==> flow/design.v <==
module PC(
	input CLK,
	input RST,
	input EN,
	input [15:0] NEXT,
	output reg [15:0] ADDR
);
always @(posedge CLK) begin
	if (RST)
		ADDR <= 16'd0;
	else if (EN)
		ADDR <= NEXT;
end
endmodule
module DECODER(
	input [15:0] COMMAND,
	output reg [3:0] CAL,
	output reg [1:0] MODE,
	output reg [7:0] IM,
	output reg [3:0] REG_A,
	output reg [3:0] REG_B,
	output reg [3:0] REG_O,
	output reg [1:0] REG_O_TYPE,
	output reg [1:0] JUMP_MODE,  
	output reg REG_WRITE,
	output reg [1:0] SEL,  
	output reg MEM_WRITE,
	output reg INOUT_FLAG
);
always @* begin
	CAL = 4'b0000;
	MODE = 2'b10;
	IM = 8'd0;
	REG_A = 4'd0;
	REG_B = 4'd0;
	REG_O = 4'd0;
	REG_O_TYPE = 2'b11;
	JUMP_MODE = 2'b11;
	REG_WRITE = 1'b0;
	SEL = 2'b00;
	MEM_WRITE = 1'b0;
	INOUT_FLAG = 1'b0;
	if (COMMAND[15] == 1) begin
		CAL[3] = 1'b0;
		CAL[2:0] = COMMAND[14:12];
		MODE = 2'b00;
		IM = COMMAND[7:0];
		REG_A = COMMAND[11:8];
		SEL = 2'b10;
		REG_WRITE = 1;
	end
	else if (COMMAND[14] == 1) begin
		CAL = COMMAND[13:10];
		if (COMMAND[9:8] == 2'b00) begin
			MODE = 2'b00;
			REG_A = COMMAND[7:4];
			REG_B = COMMAND[3:0];
			SEL = 2'b00;
			REG_WRITE = 1;
		end
		else if (COMMAND[9:8] == 2'b01) begin
			MODE = 2'b01;
			REG_A = COMMAND[7:4];
			REG_B = COMMAND[3:0];
			SEL = 2'b00;
			REG_WRITE = 0;
		end
		else if (COMMAND[9:8] == 2'b10) begin
			MODE = 2'b10;
			REG_O_TYPE = COMMAND[13:12];
			INOUT_FLAG = COMMAND[11];
			REG_O = COMMAND[7:4];
			REG_A = COMMAND[3:0];
			SEL = 2'b01;
			REG_WRITE = 1;
		end
		else begin
			MODE = 2'b11;
			REG_A = COMMAND[7:4];
			REG_B = COMMAND[3:0];
			SEL = 2'b00;
			REG_WRITE = COMMAND[10];
			MEM_WRITE = ~COMMAND[10];
		end
	end
	else if (COMMAND[12] == 1) begin
		if (COMMAND[7:4] == 4'b0000) begin
			CAL = 4'b0000;
			MODE = 2'b10;
			SEL = 2'b11;
			JUMP_MODE = COMMAND[9:8];
			if (COMMAND[3:0] == 4'b0000) begin
				REG_A = 4'd12;
				REG_B = 4'd13;
			end
			else begin
				REG_A = 4'd14;
				REG_B = 4'd15;
			end
			REG_WRITE = 0;
		end
		else if (COMMAND[7:4] == 4'b0001) begin
			CAL = 4'b1011;
			MODE = 2'b00;
			REG_A = COMMAND[3:0];
			IM = 8'b00000000;
			SEL = 2'b10;
			REG_WRITE = 1;
		end
		else if (COMMAND[7:4] == 4'b0010) begin
			CAL = 4'b0000;
			MODE = 2'b10;
			REG_O_TYPE = 2'b10;
			REG_O = COMMAND[3:0];
			SEL = 2'b01;
			REG_WRITE = 0;
			JUMP_MODE = 2'b10;
		end
	end
end
endmodule
module REG_DC (
	input CLK,
	input EN,
	input [127:0] REG_R,
	input [1:0] SEL,
	input [3:0] REG_A_ADDR,
	input [3:0] REG_B_ADDR,
	input [3:0] REG_O_ADDR,
	input [7:0] IM,
	output reg [7:0] REG_A,
	output reg [7:0] REG_B
 );
 wire [7:0] REG_A_VALUE = REG_R[REG_A_ADDR*8 +: 8];
 wire [7:0] REG_B_VALUE = REG_R[REG_B_ADDR*8 +: 8];
 always @(posedge CLK) begin
	if (EN) begin
		case (SEL)
			2'b00: begin
				REG_A <= REG_A_VALUE;
				REG_B <= REG_B_VALUE;
			end
			2'b01: begin
				REG_A <= {4'b0000, REG_O_ADDR};
				REG_B <= 8'd0;
			end
			2'b10: begin
				REG_A <= REG_A_VALUE;
				REG_B <= IM;
			end
			2'b11: begin
				REG_A <= {4'b0000, REG_B_ADDR};
				REG_B <= 8'd0;
			end
		endcase
	end
 end
 endmodule
module ALU(
	input CLK,
	input RST,
	input EN,
	input KILL,
	input [7:0] IN_A,
	input [7:0] IN_B,
	input [3:0] CAL,
	input [1:0] MODE,
	output [7:0] OUT,
	output C_OUT,
	output reg F_OUT
);
reg [8:0] RESULT;
assign C_OUT = RESULT[8];
assign OUT = RESULT[7:0];
wire C_IN = RESULT[8];
always @(posedge CLK) begin
	if (RST) begin
		RESULT <= 9'd0;
		F_OUT <= 1'b0;
	end
	else if (EN) begin
		if (KILL) begin
			RESULT <= 9'd0;
			F_OUT <= 1'b0;
		end
		else begin
			case (MODE)
				2'b00: begin
					case (CAL)
						4'b0000: RESULT <= IN_A + IN_B;
						4'b0001: RESULT <= IN_A - IN_B;
						4'b0010: RESULT <= $signed(IN_A) * $signed(IN_B);
						4'b0011: RESULT <= IN_A << IN_B;
						4'b0100: RESULT <= IN_A >> IN_B;
						4'b0101: RESULT <= IN_A & IN_B;
						4'b0110: RESULT <= IN_A | IN_B;
						4'b0111: RESULT <= IN_A ^ IN_B;
						4'b1000: RESULT <= $unsigned(IN_A) * $unsigned(IN_B);
						4'b1001: RESULT <= IN_A + IN_B + C_IN;
						4'b1010: RESULT <= IN_A - IN_B - C_IN;
						4'b1011: RESULT <= ~IN_A;
						default: RESULT <= 9'b000000000;
					endcase
					F_OUT <= 0;
				end
				2'b01: begin
					case (CAL)
						4'b0000: F_OUT <= IN_A == IN_B;
						4'b0001: F_OUT <= IN_A != IN_B;
						4'b0010: F_OUT <= IN_A < IN_B;
						4'b0011: F_OUT <= IN_A > IN_B;
						4'b0100: F_OUT <= IN_A <= IN_B;
						4'b0101: F_OUT <= IN_A >= IN_B;
						default: F_OUT <= 0;
					endcase
					RESULT <= 9'b000000000;
				end
				default: begin
					F_OUT <= 0;
					RESULT <= {1'b0, IN_A};
				end
			endcase
		end
	end
end
endmodule
module MEM(
	input CLK,
	input EN,
	input KILL,
	input [7:0] REG_A,
	input [7:0] REG_B,
	input [7:0] ADDR,
	input [1:0] MODE,
	input MEM_WRITE,
	output reg [7:0] Q
);
reg [7:0] MEM [255:0];
always @(posedge CLK) begin
	if (EN) begin
		if (MODE == 2'b11) begin
			if (MEM_WRITE) begin
				if (!KILL)
					MEM[REG_B] <= REG_A;
			end
			else
				Q <= MEM[REG_B];
		end
		else
			Q <= ADDR;
	end
end
endmodule
module REG_WB(
	input CLK,
	input RST,
	input EN,
	input REG_WRITE,
	input F_FLAG,
	input INOUT_FLAG,
	input [7:0] INT_FLAG_OUT,
	input [15:0] PC,
	input [3:0] REG_A_ADDR,
	input [1:0] MODE,
	input [1:0] JUMP_MODE,
	input [1:0] REG_O_TYPE,
	input [7:0] DATA,
	input [31:0] INPUT,
	output reg [15:0] NEXT,
	output [127:0] REG_R_OUT,
	output [63:0] REG_IO_OUT,
	output [63:0] REG_INT_FLAG_OUT,
	output INT_PROCESS
);
reg [7:0]  REG_R  [15:0];
reg [7:0]  REG_IO [7:0];
reg [23:0] REG_INT [7:0];
reg INT_FLAG;
reg [15:0] INT_PREV_PC;
assign INT_PROCESS = INT_FLAG;
genvar g;
generate
	for (g = 0; g < 16; g = g + 1) begin : gen_r
		assign REG_R_OUT[g*8 +: 8] = REG_R[g];
	end
	for (g = 0; g < 8; g = g + 1) begin : gen_io
		assign REG_IO_OUT[g*8 +: 8] = REG_IO[g];
		assign REG_INT_FLAG_OUT[g*8 +: 8] = REG_INT[g][23:16];
	end
endgenerate
wire [7:0] IO_READ = DATA[2] ? INPUT[DATA[1:0]*8 +: 8] : REG_IO[DATA[2:0]];
integer i;
always @(posedge CLK) begin
	if (RST) begin
		NEXT <= 16'd0;
		INT_FLAG <= 1'b0;
		INT_PREV_PC <= 16'd0;
		for (i = 0; i < 16; i = i + 1)
			REG_R[i] <= 8'd0;
		for (i = 0; i < 8; i = i + 1) begin
			REG_IO[i] <= 8'd0;
			REG_INT[i] <= 24'd0;
		end
	end
	else if (EN) begin
		if ((INT_FLAG_OUT != 8'b0) & !INT_FLAG) begin
			INT_FLAG <= 1;
			if (INT_FLAG_OUT[0])
				NEXT <= REG_INT[0][15:0];
			else if (INT_FLAG_OUT[1])
				NEXT <= REG_INT[1][15:0];
			else if (INT_FLAG_OUT[2])
				NEXT <= REG_INT[2][15:0];
			else if (INT_FLAG_OUT[3])
				NEXT <= REG_INT[3][15:0];
			else if (INT_FLAG_OUT[4])
				NEXT <= REG_INT[4][15:0];
			else if (INT_FLAG_OUT[5])
				NEXT <= REG_INT[5][15:0];
			else if (INT_FLAG_OUT[6])
				NEXT <= REG_INT[6][15:0];
			else
				NEXT <= REG_INT[7][15:0];
			INT_PREV_PC <= PC;
		end
		else if (REG_WRITE) begin
			case (MODE)
				2'b00: REG_R[REG_A_ADDR] <= DATA;
				2'b11: REG_R[REG_A_ADDR] <= DATA;
				2'b10: begin
					REG_IO[4] <= INPUT[7:0];
					REG_IO[5] <= INPUT[15:8];
					REG_IO[6] <= INPUT[23:16];
					REG_IO[7] <= INPUT[31:24];
					case (REG_O_TYPE)
						2'b00: begin
							if (INOUT_FLAG)
								REG_R[REG_A_ADDR] <= IO_READ;
							else
								REG_IO[DATA[2:0]] <= REG_R[REG_A_ADDR];
						end
						2'b01: begin
							if (REG_A_ADDR == 4'd0) begin
								REG_INT[DATA[2:0]][15:8] <= REG_R[12];
								REG_INT[DATA[2:0]][7:0] <= REG_R[13];
							end
							else begin
								REG_INT[DATA[2:0]][15:8] <= REG_R[14];
								REG_INT[DATA[2:0]][7:0] <= REG_R[15];
							end
						end
						2'b10: REG_INT[DATA[2:0]][23:16] <= REG_R[REG_A_ADDR];
						default: ;
					endcase
				end
				default: ;
			endcase
			NEXT <= PC + 16'b1;
		end
		else begin
			case (JUMP_MODE)
				2'b00: begin
					NEXT[15:8] <= REG_R[REG_A_ADDR];
					NEXT[7:0] <= REG_R[DATA[3:0]];
				end
				2'b01: begin
					if (F_FLAG) begin
						NEXT[15:8] <= REG_R[REG_A_ADDR];
						NEXT[7:0] <= REG_R[DATA[3:0]];
					end
					else
						NEXT <= PC + 16'b1;
				end
				2'b10: begin
					NEXT <= INT_PREV_PC;
					INT_FLAG <= 0;
				end
				default: NEXT <= PC + 16'b1;
			endcase
		end
	end
end
endmodule
module INPUT_INT(
	input CLK,
	input RST,
	input EN,
	input [7:0] INPUT,
	input [7:0] REG_INT,
	output reg INT_FLAG
);
reg [7:0] PREV_INPUT;
always @(posedge CLK) begin
	if (RST) begin
		INT_FLAG <= 1'b0;
		PREV_INPUT <= 8'd0;
	end
	else if (EN) begin
		if (REG_INT[1:0] == 2'b01)
			INT_FLAG <= |(~PREV_INPUT & INPUT);
		else if (REG_INT[1:0] == 2'b11)
			INT_FLAG <= |(PREV_INPUT & ~INPUT);
		else
			INT_FLAG <= 0;
		PREV_INPUT <= INPUT;
	end
end
endmodule
module TIMER_INT(
	input CLK,
	input RST,
	input EN,
	input [7:0] REG_INT,
	output reg INT_FLAG
);
reg [5:0] TIMER_COUNT;
reg [9:0] CNT;
wire CLK_TIMER = CNT == 10'd999;
always @(posedge CLK) begin
	if (RST) begin
		INT_FLAG <= 1'b0;
		TIMER_COUNT <= 6'd0;
		CNT <= 10'd0;
	end
	else if (EN) begin
		if (REG_INT[0] & (REG_INT[7:2] == TIMER_COUNT) & CLK_TIMER) begin
			INT_FLAG <= 1;
			TIMER_COUNT <= 6'b0;
		end
		else if (CLK_TIMER) begin
			TIMER_COUNT <= TIMER_COUNT + 6'b1;
		end
		else
			INT_FLAG <= 0;
		if (CNT == 10'd999)
			CNT <= 10'd0;
		else
			CNT <= CNT + 10'd1;
	end
end
endmodule
module AYUMU(
	input CLK,
	input RST,
	input [31:0] INPUT,
	output [31:0] OUTPUT,
	output [15:0] IADDR,
	input [15:0] IDATA
);
reg [4:0] CLKS;
always @(posedge CLK) begin
	if (RST)
		CLKS <= 5'b00001;
	else begin
		case (CLKS)
			5'b00001: CLKS <= 5'b00010;
			5'b00010: CLKS <= 5'b00100;
			5'b00100: CLKS <= 5'b01000;
			5'b01000: CLKS <= 5'b10000;
			5'b10000: CLKS <= 5'b00001;
			default: CLKS <= 5'b00001;
		endcase
	end
end
wire EN_DC  = CLKS[0];
wire EN_EX  = CLKS[1];
wire EN_MEM = CLKS[2];
wire EN_WB  = CLKS[3];
wire EN_FT  = CLKS[4];
reg F_FLAG;
always @(posedge CLK) begin
	if (RST)
		F_FLAG <= 1'b0;
	else if (EN_EX)
		F_FLAG <= F_OUT;
end
wire [15:0] NEXT;
wire [15:0] ADDR;
wire [15:0] COMMAND;
wire [3:0] CAL;
wire [1:0] MODE;
wire [7:0] IM;
wire [3:0] REG_A_ADDR;
wire [3:0] REG_B_ADDR;
wire [3:0] REG_O_ADDR;
wire [1:0] REG_O_TYPE;
wire [1:0] JUMP_MODE;
wire REG_WRITE;
wire [1:0] SEL;
wire MEM_WRITE;
wire INOUT_FLAG;
wire [127:0] REG_R;
wire [63:0] REG_IO;
wire [63:0] REG_INT;
wire [7:0] REG_A;
wire [7:0] REG_B;
wire [7:0] INT_FLAG_OUT;
wire [7:0] ALU_OUT;
wire C_OUT;
wire F_OUT;
wire [7:0] DATA;
wire INT_PROCESS;
wire INT_TAKE = (INT_FLAG_OUT != 8'b0) & !INT_PROCESS;
assign OUTPUT[31:0] = REG_IO[31:0];
assign IADDR = ADDR;
assign COMMAND = IDATA;
PC PC(.CLK(CLK), .RST(RST), .EN(EN_FT), .NEXT(NEXT), .ADDR(ADDR));
DECODER DECODER(.COMMAND(COMMAND), .CAL(CAL), .MODE(MODE), .IM(IM), .REG_A(REG_A_ADDR), .REG_B(REG_B_ADDR),
															 .REG_O(REG_O_ADDR), .REG_O_TYPE(REG_O_TYPE), .JUMP_MODE(JUMP_MODE), .REG_WRITE(REG_WRITE),
															 .SEL(SEL), .MEM_WRITE(MEM_WRITE), .INOUT_FLAG(INOUT_FLAG));
REG_DC REG_DC(.CLK(CLK), .EN(EN_DC), .REG_R(REG_R), .SEL(SEL), .REG_A_ADDR(REG_A_ADDR),
													.REG_B_ADDR(REG_B_ADDR), .REG_O_ADDR(REG_O_ADDR), .IM(IM), .REG_A(REG_A), .REG_B(REG_B));
ALU ALU(.CLK(CLK), .RST(RST), .EN(EN_EX), .KILL(INT_TAKE), .IN_A(REG_A), .IN_B(REG_B), .CAL(CAL), .MODE(MODE), .OUT(ALU_OUT), .C_OUT(C_OUT), .F_OUT(F_OUT));
MEM MEM(.CLK(CLK), .EN(EN_MEM), .KILL(INT_TAKE), .REG_A(REG_A), .REG_B(REG_B), .ADDR(ALU_OUT), .MODE(MODE), .MEM_WRITE(MEM_WRITE), .Q(DATA));
REG_WB REG_WB(.CLK(CLK), .RST(RST), .EN(EN_WB), .REG_WRITE(REG_WRITE), .F_FLAG(F_FLAG), .INOUT_FLAG(INOUT_FLAG), .INT_FLAG_OUT(INT_FLAG_OUT), .PC(ADDR), .REG_A_ADDR(REG_A_ADDR), .MODE(MODE),
													  .JUMP_MODE(JUMP_MODE), .REG_O_TYPE(REG_O_TYPE), .DATA(DATA), .INPUT(INPUT), .NEXT(NEXT), .REG_R_OUT(REG_R), .REG_IO_OUT(REG_IO), .REG_INT_FLAG_OUT(REG_INT), .INT_PROCESS(INT_PROCESS));
INPUT_INT INPUT_0(.CLK(CLK), .RST(RST), .EN(EN_WB), .INPUT(INPUT[7:0]), .REG_INT(REG_INT[7:0]), .INT_FLAG(INT_FLAG_OUT[0]));
INPUT_INT INPUT_1(.CLK(CLK), .RST(RST), .EN(EN_WB), .INPUT(INPUT[15:8]), .REG_INT(REG_INT[15:8]), .INT_FLAG(INT_FLAG_OUT[1]));
INPUT_INT INPUT_2(.CLK(CLK), .RST(RST), .EN(EN_WB), .INPUT(INPUT[23:16]), .REG_INT(REG_INT[23:16]), .INT_FLAG(INT_FLAG_OUT[2]));
INPUT_INT INPUT_3(.CLK(CLK), .RST(RST), .EN(EN_WB), .INPUT(INPUT[31:24]), .REG_INT(REG_INT[31:24]), .INT_FLAG(INT_FLAG_OUT[3]));
TIMER_INT TIMER_0 (.CLK(CLK), .RST(RST), .EN(EN_WB), .REG_INT(REG_INT[39:32]), .INT_FLAG(INT_FLAG_OUT[4]));
TIMER_INT TIMER_1 (.CLK(CLK), .RST(RST), .EN(EN_WB), .REG_INT(REG_INT[47:40]), .INT_FLAG(INT_FLAG_OUT[5]));
TIMER_INT TIMER_2 (.CLK(CLK), .RST(RST), .EN(EN_WB), .REG_INT(REG_INT[55:48]), .INT_FLAG(INT_FLAG_OUT[6]));
TIMER_INT TIMER_3 (.CLK(CLK), .RST(RST), .EN(EN_WB), .REG_INT(REG_INT[63:56]), .INT_FLAG(INT_FLAG_OUT[7]));
endmodule
Wiki page: AYUMU / tool data

* From RTL to reports: AYUMU
Each step is given for the RTL above and for the edited RTL.
"before" refers to lines of the RTL above, "after" to lines of the edited file.
"difference": "after" minus "before" as printed here. "rel. change": 100 x difference / "before".
Cell names lack the library's common part.
The mark -- stands for no value.
- Top :: AYUMU
- Clock port :: CLK
- Cell library :: sky130hd
- Timing corner :: tt_025C_1v80

* The edit
The edit as a unified diff against the file above.
The edit is scripted: it alters the design's behaviour and was not made to optimise anything.
#+begin_src diff
@@ -133,5 +133,6 @@
  );
  wire [7:0] REG_A_VALUE = REG_R[REG_A_ADDR*8 +: 8];
- wire [7:0] REG_B_VALUE = REG_R[REG_B_ADDR*8 +: 8];
+ reg [7:0] REG_B_VALUE;
+ always @(posedge CLK) REG_B_VALUE <= REG_R[REG_B_ADDR*8 +: 8];
  always @(posedge CLK) begin
 	if (EN) begin
#+end_src

* Word level
Yosys after proc, flatten, opt, wreduce and memory -nomap, before mapping. Print and check cells are not counted.
Memory sizes are those after Yosys's memory passes, which may raise the word count (mostly to a power of two), join words into wider ones and drop unused or constant bits.
** Storage and ports
- register bits after elaboration :: before 193, after 201, difference +8, rel. change +4.15%
- bits in latches :: before 0, after 0, difference 0
- RAM bits :: before 2432, after 2432, difference 0, rel. change 0.00%
- memory bits (read-only) :: before 0, after 0, difference 0
- memory cells :: before 4, after 4, difference 0, rel. change 0.00%
- input bits :: before 50, after 50, difference 0, rel. change 0.00%
- output and inout port bits :: before 48, after 48, difference 0, rel. change 0.00%
- elaborated cells :: before 488, after 489, difference +1, rel. change +0.20%
** Cells by class
- add/sub/neg operators :: before 13, after 13, difference 0, rel. change 0.00%
- $mul :: before 2, after 2, difference 0, rel. change 0.00%
- div/mod/pow operators :: before 0, after 0, difference 0
- order comparisons :: before 4, after 4, difference 0, rel. change 0.00%
- equality and inequality tests :: before 53, after 53, difference 0, rel. change 0.00%
- shifts and indexed selects :: before 5, after 5, difference 0, rel. change 0.00%
- mux-type cells :: before 302, after 302, difference 0, rel. change 0.00%
- bitwise logic cells :: before 36, after 36, difference 0, rel. change 0.00%
- reduce/logical cells :: before 37, after 37, difference 0, rel. change 0.00%
Unchanged operator kinds not shown: 64.

* Logic depth
Yosys ltp: most cells in a row. Word level: on the elaborated netlist, between registers, memories and ports. Mapped: between sequential cells and ports; inverters and the memories' decode and read muxes count.
** Depth
- word-level depth :: before 15, after 15, difference 0, rel. change 0.00%
- ABC_AREA :: before 0, after 0
- gate-level depth with buffers :: before 20, after 20, difference 0, rel. change 0.00%
- gate-level depth less buffers :: before 18, after 18, difference 0, rel. change 0.00%

* Synthesis result
The flow's flattened synthesis, as Yosys stat reports it; memories are mapped. The netlist is that of the ABC_AREA named above (0 if unset); the other value can give another one.
** Cells by type
- nand2_1 :: before 264, after 413, difference +149, rel. change +56.44%
- clkbuf_1 :: before 175, after 255, difference +80, rel. change +45.71%
- a22oi_1 :: before 30, after 109, difference +79, rel. change +263.33%
- mux2i_1 :: before 312, after 260, difference -52, rel. change -16.67%
- mux4_2 :: before 676, after 627, difference -49, rel. change -7.25%
- o21ai_0 :: before 91, after 140, difference +49, rel. change +53.85%
- buf_6 :: before 49, after 5, difference -44, rel. change -89.80%
- nand2b_1 :: before 57, after 15, difference -42, rel. change -73.68%
- o22ai_1 :: before 31, after 58, difference +27, rel. change +87.10%
- o21ai_1 :: before 30, after 5, difference -25, rel. change -83.33%
- nand3_1 :: before 119, after 142, difference +23, rel. change +19.33%
- nand3b_1 :: before 25, after 3, difference -22, rel. change -88.00%
- a21oi_1 :: before 173, after 194, difference +21, rel. change +12.14%
- buf_4 :: before 45, after 25, difference -20, rel. change -44.44%
- nor2b_1 :: before 43, after 25, difference -18, rel. change -41.86%
- mux4_1 :: before 17, after 0, difference -17, rel. change -100.00%
- buf_2 :: before 79, after 94, difference +15, rel. change +18.99%
- mux2_2 :: before 37, after 22, difference -15, rel. change -40.54%
Unchanged cell types not shown: 14.
Not every row of either side is listed.
** Synthesis totals
- cell count :: before 6659, after 6833, difference +174, rel. change +2.61%
- synthesis area (um^2) :: before 112684.3, after 111622.1, difference -1062.2, rel. change -0.94%
- sequential area (um^2) :: before 76533.4, after 76693.6, difference +160.2, rel. change +0.21%
- flip-flops :: before 2609, after 2617, difference +8, rel. change +0.31%
- buffers :: before 402, after 416, difference +14, rel. change +3.48%
The figures by module come from a second, unflattened synthesis with its own total; it is not the netlist above.
** Unflattened totals
- cells (unflattened synthesis) :: before 7182, after 7118, difference -64, rel. change -0.89%
- area (unflattened synthesis) (um^2) :: before 114767.6, after 114957.8, difference +190.2, rel. change +0.17%
Rows give one instance, submodules left out.
** By module, before
- MEM :: instances 1, cells 3773, area 79834.1 um^2, sequential area 61739.2 um^2
- REG_WB :: instances 1, cells 1746, area 20548.5 um^2, sequential area 12191.7 um^2
- ALU :: instances 1, cells 660, area 4987.3 um^2, sequential area 200.2 um^2
- TIMER_INT :: instances 4, cells 95, area 850.8 um^2, sequential area 340.3 um^2
- REG_DC :: instances 1, cells 256, area 2778.9 um^2, sequential area 480.5 um^2
- INPUT_INT :: instances 4, cells 49, area 450.4 um^2, sequential area 180.2 um^2
- DECODER :: instances 1, cells 97, area 590.6 um^2, sequential area 0.0 um^2
- PC :: instances 1, cells 52, area 580.6 um^2, sequential area 320.3 um^2
- AYUMU :: instances 1, cells 22, area 242.7 um^2, sequential area 120.1 um^2
** By module, after
- MEM :: instances 1, cells 3773, area 79834.1 um^2, sequential area 61739.2 um^2
- REG_WB :: instances 1, cells 1746, area 20548.5 um^2, sequential area 12191.7 um^2
- ALU :: instances 1, cells 660, area 4987.3 um^2, sequential area 200.2 um^2
- TIMER_INT :: instances 4, cells 95, area 850.8 um^2, sequential area 340.3 um^2
- REG_DC :: instances 1, cells 192, area 2969.1 um^2, sequential area 640.6 um^2
- INPUT_INT :: instances 4, cells 49, area 450.4 um^2, sequential area 180.2 um^2
- DECODER :: instances 1, cells 97, area 590.6 um^2, sequential area 0.0 um^2
- PC :: instances 1, cells 52, area 580.6 um^2, sequential area 320.3 um^2
- AYUMU :: instances 1, cells 22, area 242.7 um^2, sequential area 120.1 um^2

* Worst setup path after synthesis
Source: OpenSTA report_checks on the synthesized netlist (no wires, ideal clock, input and output delay 20% of the period each), path of least setup slack; recovery checks are left aside. Register names are those of the netlist, which keeps one name where synthesis merged equal registers.
** Timing after synthesis
- path type :: before register -> register, after register -> register
- start :: before reg REG_DC.REG_A[1], after reg REG_DC.REG_A[6]
- end :: before reg ALU.RESULT[8], after reg ALU.RESULT[8]
- clock period (ps) :: before 10000, after 10000, difference 0, rel. change 0.00%
- arrival time (ps) :: before 8086, after 7564, difference -522, rel. change -6.46%
- required time (ps) :: before 9919, after 9880, difference -39, rel. change -0.39%
- path slack (ps) :: before 1833, after 2316, difference +483
- delay of the path (ps) :: before 8167, after 7684, difference -483, rel. change -5.91%
- stages on the path :: before 17, after 19, difference +2, rel. change +11.76%
- path buffers :: before 0, after 0, difference 0
- period reached after synthesis (ps) :: before 8167, after 7684, difference -483, rel. change -5.91%
"delay of the path" = arrival - input delay + setup time.
"stages on the path": output pins that drive a net of the path, with the launching flip-flop's if there is one; two outputs of one cell count as two.
"period reached after synthesis" is the clock period less the worst setup slack; recovery checks do not enter. This is arithmetic on one report: input and output delays are still those of the set period (20% each).
At most two assigning lines are given for a register; there are more.
Between the ends, after synthesis, before:
- Path through :: edfxtp_1 > inv_1 > nor2_1 > inv_1 > fa_1 > fa_1 > fa_1 > fa_1 > inv_1 > ha_1 > a21oi_1 > xnor2_1 > xnor2_1 > xnor2_1 > a31oi_1 > o221a_2 > a41oi_1
** Ends and longest elaborated chain, after synthesis, before
- start: declaration :: line 131 : output reg [7:0] REG_A,
- start: assignment :: line 144 : REG_A <= {4'b0000, REG_O_ADDR};
- start: assignment :: line 152 : REG_A <= {4'b0000, REG_B_ADDR};
- end: assignment :: line 190 : 4'b0000: RESULT <= IN_A + IN_B;
- end: assignment :: line 191 : 4'b0001: RESULT <= IN_A - IN_B;
- end: declaration :: line 172 : reg [8:0] RESULT;
before: Chain of elaborated cells between the ends: none given.
Between the ends, after synthesis, after:
- Path through :: edfxtp_1 > inv_1 > nor2_1 > inv_1 > fa_1 > inv_1 > fa_1 > inv_1 > fa_1 > fa_1 > inv_1 > ha_1 > a21oi_1 > xnor2_1 > xnor2_1 > xnor2_1 > a221oi_1 > o21ai_0 > o31a_1
** Ends and longest elaborated chain, after synthesis, after
- start: declaration :: line 131 : output reg [7:0] REG_A,
- start: assignment :: line 145 : REG_A <= {4'b0000, REG_O_ADDR};
- start: assignment :: line 153 : REG_A <= {4'b0000, REG_B_ADDR};
- end: assignment :: line 191 : 4'b0000: RESULT <= IN_A + IN_B;
- end: assignment :: line 192 : 4'b0001: RESULT <= IN_A - IN_B;
- end: declaration :: line 173 : reg [8:0] RESULT;
after: Chain of elaborated cells between the ends: none given.

* Path in the finished layout
Path of least setup slack in the final report of each run of pair A (OpenROAD, finished layout, wires in). Where an end is a register, its clock arrival counts in the times.
The path's times are printed in steps of 10 ps; the period is the one set.
** Timing after layout
- path type :: before register -> register, after register -> register
- start :: before reg REG_DC.REG_B[3], after reg REG_DC.REG_B[2]
- end :: before reg ALU.RESULT[6], after reg ALU.RESULT[8]
- clock period (ps) :: before 6900, after 6900, difference 0, rel. change 0.00%
- arrival time (ps) :: before 6090, after 6150, difference +60, rel. change +0.99%
- required time (ps) :: before 7610, after 7610, difference 0, rel. change 0.00%
- path slack (ps) :: before 1510, after 1450, difference -60
- stages on the path :: before 19, after 17, difference -2, rel. change -10.53%
- path buffers :: before 0, after 0, difference 0
Between the ends stands the longest chain of elaborated cells between them, by number of cells; it is not shown to be the way that was timed. Of several equally long chains one is given.
A line is the first line of the expression or statement that the cell stems from. Yosys adds cells for indexed reads and writes and turns some case tables into memories.
At most two assigning lines are given for a register; there are more.
Between the ends, after layout, before:
- Path through :: edfxtp_1 > inv_1 > nor2_1 > fa_1 > inv_1 > fa_1 > inv_1 > fa_1 > inv_1 > fa_1 > inv_1 > ha_1 > inv_1 > xnor2_1 > nor3_1 > a311oi_1 > a21oi_1 > a2111oi_0 > a31oi_1
- Length of the longest elaborated chain :: 5
- Elaborated cells on any way between the ends :: 11
** Ends and longest elaborated chain, after layout, before
- start: declaration :: line 132 : output reg [7:0] REG_B
- start: assignment :: line 141 : REG_B <= REG_B_VALUE;
- start: assignment :: line 145 : REG_B <= 8'd0;
- 8-bit by 8-bit subtractor with 9-bit output :: line 200 : 4'b1010: RESULT <= IN_A - IN_B - C_IN;
- 9-bit by 1-bit subtractor with 9-bit output :: line 200
- 9-bit parallel mux with 12-bit select :: line 189 : case (CAL)
- 9-bit parallel mux with 2-bit select :: line 187 : case (MODE)
- 9-bit two-way mux :: line 182 : if (KILL) begin
- end: assignment :: line 190 : 4'b0000: RESULT <= IN_A + IN_B;
- end: assignment :: line 191 : 4'b0001: RESULT <= IN_A - IN_B;
- end: declaration :: line 172 : reg [8:0] RESULT;
Between the ends, after layout, after:
- Path through :: edfxtp_1 > inv_1 > nor2_1 > fa_1 > inv_1 > fa_1 > fa_1 > fa_1 > inv_2 > ha_4 > a21oi_2 > xnor2_1 > xnor2_1 > xnor2_1 > a221oi_1 > o21ai_1 > o31a_1
** Ends and longest elaborated chain, after layout, after
- start: declaration :: line 132 : output reg [7:0] REG_B
- start: assignment :: line 142 : REG_B <= REG_B_VALUE;
- start: assignment :: line 146 : REG_B <= 8'd0;
- end: assignment :: line 191 : 4'b0000: RESULT <= IN_A + IN_B;
- end: assignment :: line 192 : 4'b0001: RESULT <= IN_A - IN_B;
- end: declaration :: line 173 : reg [8:0] RESULT;
after: Chain of elaborated cells between the ends: none given.

* Flow runs
Both versions went through the flow (Yosys, OpenROAD) with the same settings in each pair. Constraints: input delay and output delay 20% of the set period each, output load 0.01 pF.
Flow settings, pair A:
- CORE_UTILIZATION :: 40
- period_ns :: 6.9
- CAP_MARGIN :: 20
- CORE_MARGIN :: 2
- SLEW_MARGIN :: 20
** Final reports, pair A
- netlist area reported by Yosys (um^2) :: before 112684.3, after 111622.1, difference -1062.2, rel. change -0.94%
- full die area (um^2) :: before 285974.0, after 283295.0, difference -2679.0, rel. change -0.94%
- standard-cell area of the final layout (um^2) :: before 126843.0, after 126540.0, difference -303.0, rel. change -0.24%
- post-route utilization :: before 0.453, after 0.457, difference +0.004
- setup slack of the worst path (ps) :: before 1515, after 1453, difference -62
- reached clock period (ps) :: before 5385, after 5447, difference +62, rel. change +1.15%
Flow settings, pair B:
- CELL_PAD_IN_SITES_DETAIL_PLACEMENT :: 2
- CELL_PAD_IN_SITES_GLOBAL_PLACEMENT :: 1
- CORE_ASPECT_RATIO :: 1.61
- CORE_MARGIN :: 5
- CORE_UTILIZATION :: 15
- CTS_CLUSTER_DIAMETER :: 309
- GPL_ROUTABILITY_DRIVEN :: 1
- MAX_ROUTING_LAYER :: met4
- PLACE_DENSITY_LB_ADDON :: 0.02
- SETUP_SLACK_MARGIN :: -0.08
- SLEW_MARGIN :: 0
- period_ns :: 6.09
- CAP_MARGIN :: 20
** Final reports, pair B
- netlist area reported by Yosys (um^2) :: before 112684.3, after 111622.1, difference -1062.2, rel. change -0.94%
- full die area (um^2) :: before 769152.0, after 761990.0, difference -7162.0, rel. change -0.93%
- standard-cell area of the final layout (um^2) :: before 140495.0, after 141040.0, difference +545.0, rel. change +0.39%
- post-route utilization :: before 0.187, after 0.19, difference +0.003
- setup slack of the worst path (ps) :: before 473, after 558, difference +85
- reached clock period (ps) :: before 5617, after 5532, difference -85, rel. change -1.51%
"reached clock period" means the clock period less the worst setup slack. The figure is calculated, with input and output delays left at 20% of the set period.
